==> flow/design.v <==
`timescale 1ns/1ps
`default_nettype none
module adder_1(a, b, c_in, sum, c_out);
input wire a, b, c_in;
output logic sum, c_out;
logic sum0;
logic sum1;
logic carry0;
logic carry1;
always_comb begin
  sum0 = a ^ b;
  sum = sum0 ^ c_in;
  carry0 = a & b;
  carry1 = sum0 & c_in;
  c_out = carry1 | carry0; 
end
endmodule
`timescale 1ns/1ps
`default_nettype none
module eight_input_adder(neighbors, sum);
input  wire [7:0] neighbors;
output logic [3:0] sum;
logic s1, c1, s2, c2, s3, c3, c4, s4, c5, c6;
adder_1 FA1 (.a(neighbors[0]), .b(neighbors[1]), .c_in(neighbors[2]), .sum(s1), .c_out(c1));
adder_1 FA2 (.a(neighbors[3]), .b(neighbors[4]), .c_in(neighbors[5]), .sum(s2), .c_out(c2));
adder_1 FA3 (.a(s1), .b(s2), .c_in(neighbors[6]), .sum(s3), .c_out(c3));
adder_1 HA1 (.a(s3), .b(neighbors[7]), .c_in(1'b0), .sum(sum[0]), .c_out(c4));
adder_1 FA4 (.a(c1), .b(c2), .c_in(c3), .sum(s4), .c_out(c5));
adder_1 HA2 (.a(s4), .b(c4), .c_in(1'b0), .sum(sum[1]), .c_out(c6));
adder_1 HA3 (.a(c5), .b(c6), .c_in(1'b0), .sum(sum[2]), .c_out(sum[3]));
endmodule
module equality_comparator(a, b, out);
input wire [3:0] a;
input wire [3:0] b;
output logic out;
logic [3:0] xor_out;
always_comb begin
    xor_out = a ^ b;
    out = ~xor_out[0] & ~xor_out[1] & ~xor_out[2] & ~xor_out[3];
end
endmodule
`default_nettype none
`timescale 1ns/1ps
module conway_cell(clk, rst, ena, state_0, state_d, state_q, neighbors);
input wire clk;
input wire rst;
input wire ena;
input wire state_0;
output logic state_d;
output logic state_q;
input wire [7:0] neighbors;
logic [3:0] sum;
eight_input_adder eight_input_adder_inst (.neighbors(neighbors), .sum(sum));
logic three_neighbors;
logic two_neighbors;
logic two_or_three_neighbors;
equality_comparator two_neighbors_comparator (.a(sum), .b(4'b0010), .out(two_neighbors));
equality_comparator three_neighbors_comparator (.a(sum), .b(4'b0011), .out(three_neighbors));
always_comb begin
	two_or_three_neighbors = three_neighbors | two_neighbors;
	state_d = (~ state_q & three_neighbors) | (state_q & two_or_three_neighbors);
end
always_ff @(posedge clk) begin : delay
	state_q <= rst ? state_0 : (ena ? state_d : state_q);
end 
endmodule
`default_nettype none  
module main(clk, rst, ena, state_0, cells);
parameter N = 16;  
parameter M = N + 2;  
input wire clk;
input wire rst;
input wire ena;
input wire [N*N-1:0] state_0;
output logic [N*N-1:0] cells;
wire [M*M-1:0] bordered_cells_q;  
wire [M*M-1:0] bordered_cells_d;
logic [M*M-1:0] bordered_cells_0;  
function int cell_index(int i, int j);
  cell_index = M*j + i;
endfunction
generate
  genvar i;
  genvar j;
  for (i = 0; i < M; i = i + 1) begin : cells_x
    for (j = 0; j < M; j = j + 1) begin : cells_y
      if ( (i > 0) && (i < (M-1)) && (j > 0) && (j < (M-1)) ) begin
        assign bordered_cells_0[cell_index(i, j)] = state_0[N*(j-1) + (i-1)];
        conway_cell CELL(
          .clk(clk), .rst(rst), .ena(ena),
          .neighbors({
            bordered_cells_q[cell_index(i-1, j-1)],
            bordered_cells_q[cell_index(i-1, j  )],
            bordered_cells_q[cell_index(i-1, j+1)],
            bordered_cells_q[cell_index(i  , j+1)],
            bordered_cells_q[cell_index(i+1, j+1)],
            bordered_cells_q[cell_index(i+1, j  )],
            bordered_cells_q[cell_index(i+1, j-1)],
            bordered_cells_q[cell_index(i  , j-1)]
          }),
          .state_0(bordered_cells_0[cell_index(i, j)]),
          .state_d(bordered_cells_d[cell_index(i, j)]),
          .state_q(bordered_cells_q[cell_index(i, j)])
        );
      end else begin  
        assign bordered_cells_0[cell_index(i,j)] = 1'b0;
        assign bordered_cells_q[cell_index(i,j)] = bordered_cells_0[cell_index(i,j)];
        assign bordered_cells_d[cell_index(i,j)] = 0;
      end
    end
  end
  for (i = 0; i < N; i = i + 1) begin : unborder
    always_comb begin
        cells[N*(i+1)-1:N*i] = bordered_cells_q[M*(i+2)-2:M*(i+1)+1];
    end
  end
endgenerate
endmodule
`default_nettype wire  
Step by step through the tools: main
The steps from the RTL of main to its reports follow in flow order.
Line numbers count from 1 in the design file above.
Operators carry their Yosys type and port widths (W data, S select, Z words).
Cell names lack the library's common part.
A cell with - has no value.

design
  design top = main
  clock port = clk
  standard-cell library = sky130hd
  library corner = tt_025C_1v80

Elaborated design
Source: Yosys, flattened and elaborated, memories not mapped. Widths are those after wreduce. Registers that Yosys merges into a memory's read port (data or address) are not register bits. Print and check cells do not count. Equal cells are merged and count once.

cells by class
  muxes and demuxes = 512
  bitwise operators = 9706
  reduce/logical cells = 1

operators by type and width
  kind                number
  $and A1 B1 Y1       4274
  $xor A1 B1 Y1       2292
  $not A1 Y1          1503
  $or A1 B1 Y1        1381
  $not A2 Y2          256
  $mux W1             512
  $reduce_bool A2 Y1  1

storage and ports
  register bits = 256
  input port bits = 259
  cells after elaboration = 10475

Depth
Yosys ltp: most cells in a row. Word level: on the elaborated netlist, between registers, memories and ports. Mapped: between sequential cells and ports; inverters and the memories' decode and read muxes count.

logic depth
  word-level depth = 17
  ABC_AREA = 0
  depth in mapped cells = 9
  mapped depth without buffers = 9

Synthesis result
Yosys stat after the flow's synthesis: flattened, memories mapped to cells. It holds for the ABC_AREA given above (unset counts as 0); a run with the other value may have another netlist.
The area totals of this step are shown rounded.

cell types
  cell      number  area in all (um2)
  fa_1      900     1.8E+04
  ha_1      779     9.75E+03
  edfxtp_1  256     7.69E+03
  inv_1     1738    6.52E+03
  or4b_1    220     2.2E+03
  buf_4     259     1.94E+03
  o21ai_1   221     1.11E+03
  nor2_1    251     942.154
  nand2_1   248     930.893
  o41ai_1   23      201.443
  buf_6     17      191.434
  buf_2     29      145.139
  or4b_4    4       55.053
  a32o_1    5       50.048
  o21ai_2   4       35.034
  nand2b_1  5       31.28
  a22o_1    3       26.275
  clkbuf_1  7       26.275

Other cell types: 4; their cells: 9.

synthesis totals
  mapped cells = 4978
  cell area after synthesis = 49920 um2
  mapped flip-flops = 256

By module: a second synthesis without flattening, with its own total; a netlist apart from the flattened one above.

unflattened totals
  cells (unflattened synthesis) = 6145
  area total of the unflattened synthesis = 77200 um2

Each row is one instance without its submodules.

modules
  module               times used  cells  area (um2)  seq. area (um2)
  adder_1              1792        1      20.0        0.0
  equality_comparator  512         5      47.5        0.0
  conway_cell          256         6      62.6        30.0
  eight_input_adder    256         1      3.8         0.0
  main                 1           1      3.8         0.0

Timing after synthesis
Source: OpenSTA report_checks on the synthesized netlist (no wires, ideal clock, input and output delay 20% of the period each), path of least setup slack; recovery checks are left aside. Register names are those of the netlist, which keeps one name where synthesis merged equal registers.

timing post-synthesis
  path type = input to register
  start = in rst
  end = reg cells_x[10].cells_y[10].genblk1.CELL.state_q
  clock period = 5.0 ns
  input delay = 1.000 ns
  library setup time = 0.511 ns
  launch time at the first pin = 1.000 ns
  data arrival time = 4.551 ns
  required time = 4.489 ns
  path slack = -0.062 ns
  delay of the path = 4.062 ns
  driving pins on the path = 4
  buffers on the path = 3
  synthesis period reached = 5.062 ns

"delay of the path" is the arrival time less input delay plus setup time.
"driving pins on the path": output pins that drive a net of the path, with the launching flip-flop's if there is one; two outputs of one cell count as two.
"synthesis period reached" is the clock period less the worst setup slack; recovery checks do not enter. This is arithmetic on one report: input and output delays are still those of the set period (20% each).
The rows between start and end are the longest chain of elaborated cells between them; the timing report does not say that the signal goes this way. Where chains are equally long, one stands for them.
A line is the first line of the expression or statement that the cell stems from. Yosys adds cells for indexed reads and writes and turns some case tables into memories.
Only ways into the end's enable, where the timed path ends, are counted here.

between the ends, post-synthesis
  path through = buf_6 buf_4 buf_2 or2_2
  length of the longest elaborated chain = 1

RTL lines, path post-synthesis
  what                line  source
  from (decl)         72    input wire rst;
  $reduce_bool A2 Y1  -
  to (assign)         64    state_q <= rst ? state_0 : (ena ? state_d : state_q);
  to (decl)           50    output logic state_q;

Timing after layout
From the final timing report of stored run 1: the path of least setup slack in the routed layout; clock arrival at registers is part of the times.

timing post-layout
  path type = register to register
  start = reg cells_x[13].cells_y[13].genblk1.CELL.state_q
  end = reg cells_x[13].cells_y[14].genblk1.CELL.state_q
  clock period = 3.98 ns
  library setup time = 0.15 ns
  launch time at the first pin = 0.61 ns
  data arrival time = 4.03 ns
  required time = 4.43 ns
  path slack = 0.40 ns
  driving pins on the path = 10
  buffers on the path = 0

The rows between start and end are the longest chain of elaborated cells between them; the timing report does not say that the signal goes this way. Where chains are equally long, one stands for them.

between the ends, post-layout
  path through = edfxtp_1 fa_1 inv_1 fa_1 fa_1 inv_1 ha_1 ha_1 or4b_1 o21ai_1
  length of the longest elaborated chain = 17

RTL lines, path post-layout
  what                        line  source
  from (decl)                 50    output logic state_q;
  from (assign)               64    state_q <= rst ? state_0 : (ena ? state_d : state_q);
  $xor A1 B1 Y1               11    sum0 = a ^ b;
  $xor A1 B1 Y1               12    sum = sum0 ^ c_in;
  $xor A1 B1 Y1               11
  $and A1 B1 Y1               14    carry1 = sum0 & c_in;
  $or A1 B1 Y1                15    c_out = carry1 | carry0;
  $xor A1 B1 Y1               12
  $xor A1 B1 Y1               11
  $not A2 Y2                  -
  $not A1 Y1                  39    out = ~xor_out[0] & ~xor_out[1] & ~xor_out[2] & ~xor_out[3];
  $and A1 B1 Y1 (3 in a row)  39
  $or A1 B1 Y1                60    two_or_three_neighbors = three_neighbors | two_neighbors;
  $and A1 B1 Y1               61    state_d = (~ state_q & three_neighbors) | (state_q & two_or_three_neighbors);
  $or A1 B1 Y1                61
  $mux W1 (2 in a row)        64
  to (assign)                 64
  to (decl)                   50

main through Yosys and OpenROAD on sky130hd: 3 stored runs, unordered, with their settings and measured results. The constraints put input and output delay at 20% of the set period each and load the outputs with 0.01 pF.
"achieved clock period" means the clock period less the worst setup slack. The figure is calculated, with input and output delays left at 20% of the set period.
The results are shown rounded.
Among the settings, . means not set for that run.

setting or result                      stored run 1  stored run 2  stored run 3
CORE_UTILIZATION                       45            19            36
PLACE_DENSITY                          0.6           .             .
period_ns                              3.98          6.43          5.39
CAP_MARGIN                             20            20            20
CORE_MARGIN                            2             2             2
SLEW_MARGIN                            20            20            25
CELL_PAD_IN_SITES_DETAIL_PLACEMENT     .             1             2
CELL_PAD_IN_SITES_GLOBAL_PLACEMENT     .             3             3
CTS_CLUSTER_DIAMETER                   .             292           .
GPL_TIMING_DRIVEN                      .             0             .
ABC_AREA                               .             .             1
CORE_ASPECT_RATIO                      .             .             0.72
PLACE_DENSITY_LB_ADDON                 .             .             0.05
SETUP_SLACK_MARGIN                     .             .             0.75
standard-cell area after layout (um2)  57260         61340         58600
worst setup slack after layout (ns)    0.402         2.459         1.864
die size (um2)                         113600        266900        147800
worst hold slack (ns)                  0.720         0.708         0.813
Yosys chip area after synthesis (um2)  49920         49920         52100
achieved clock period (ns)             3.578         3.971         3.526
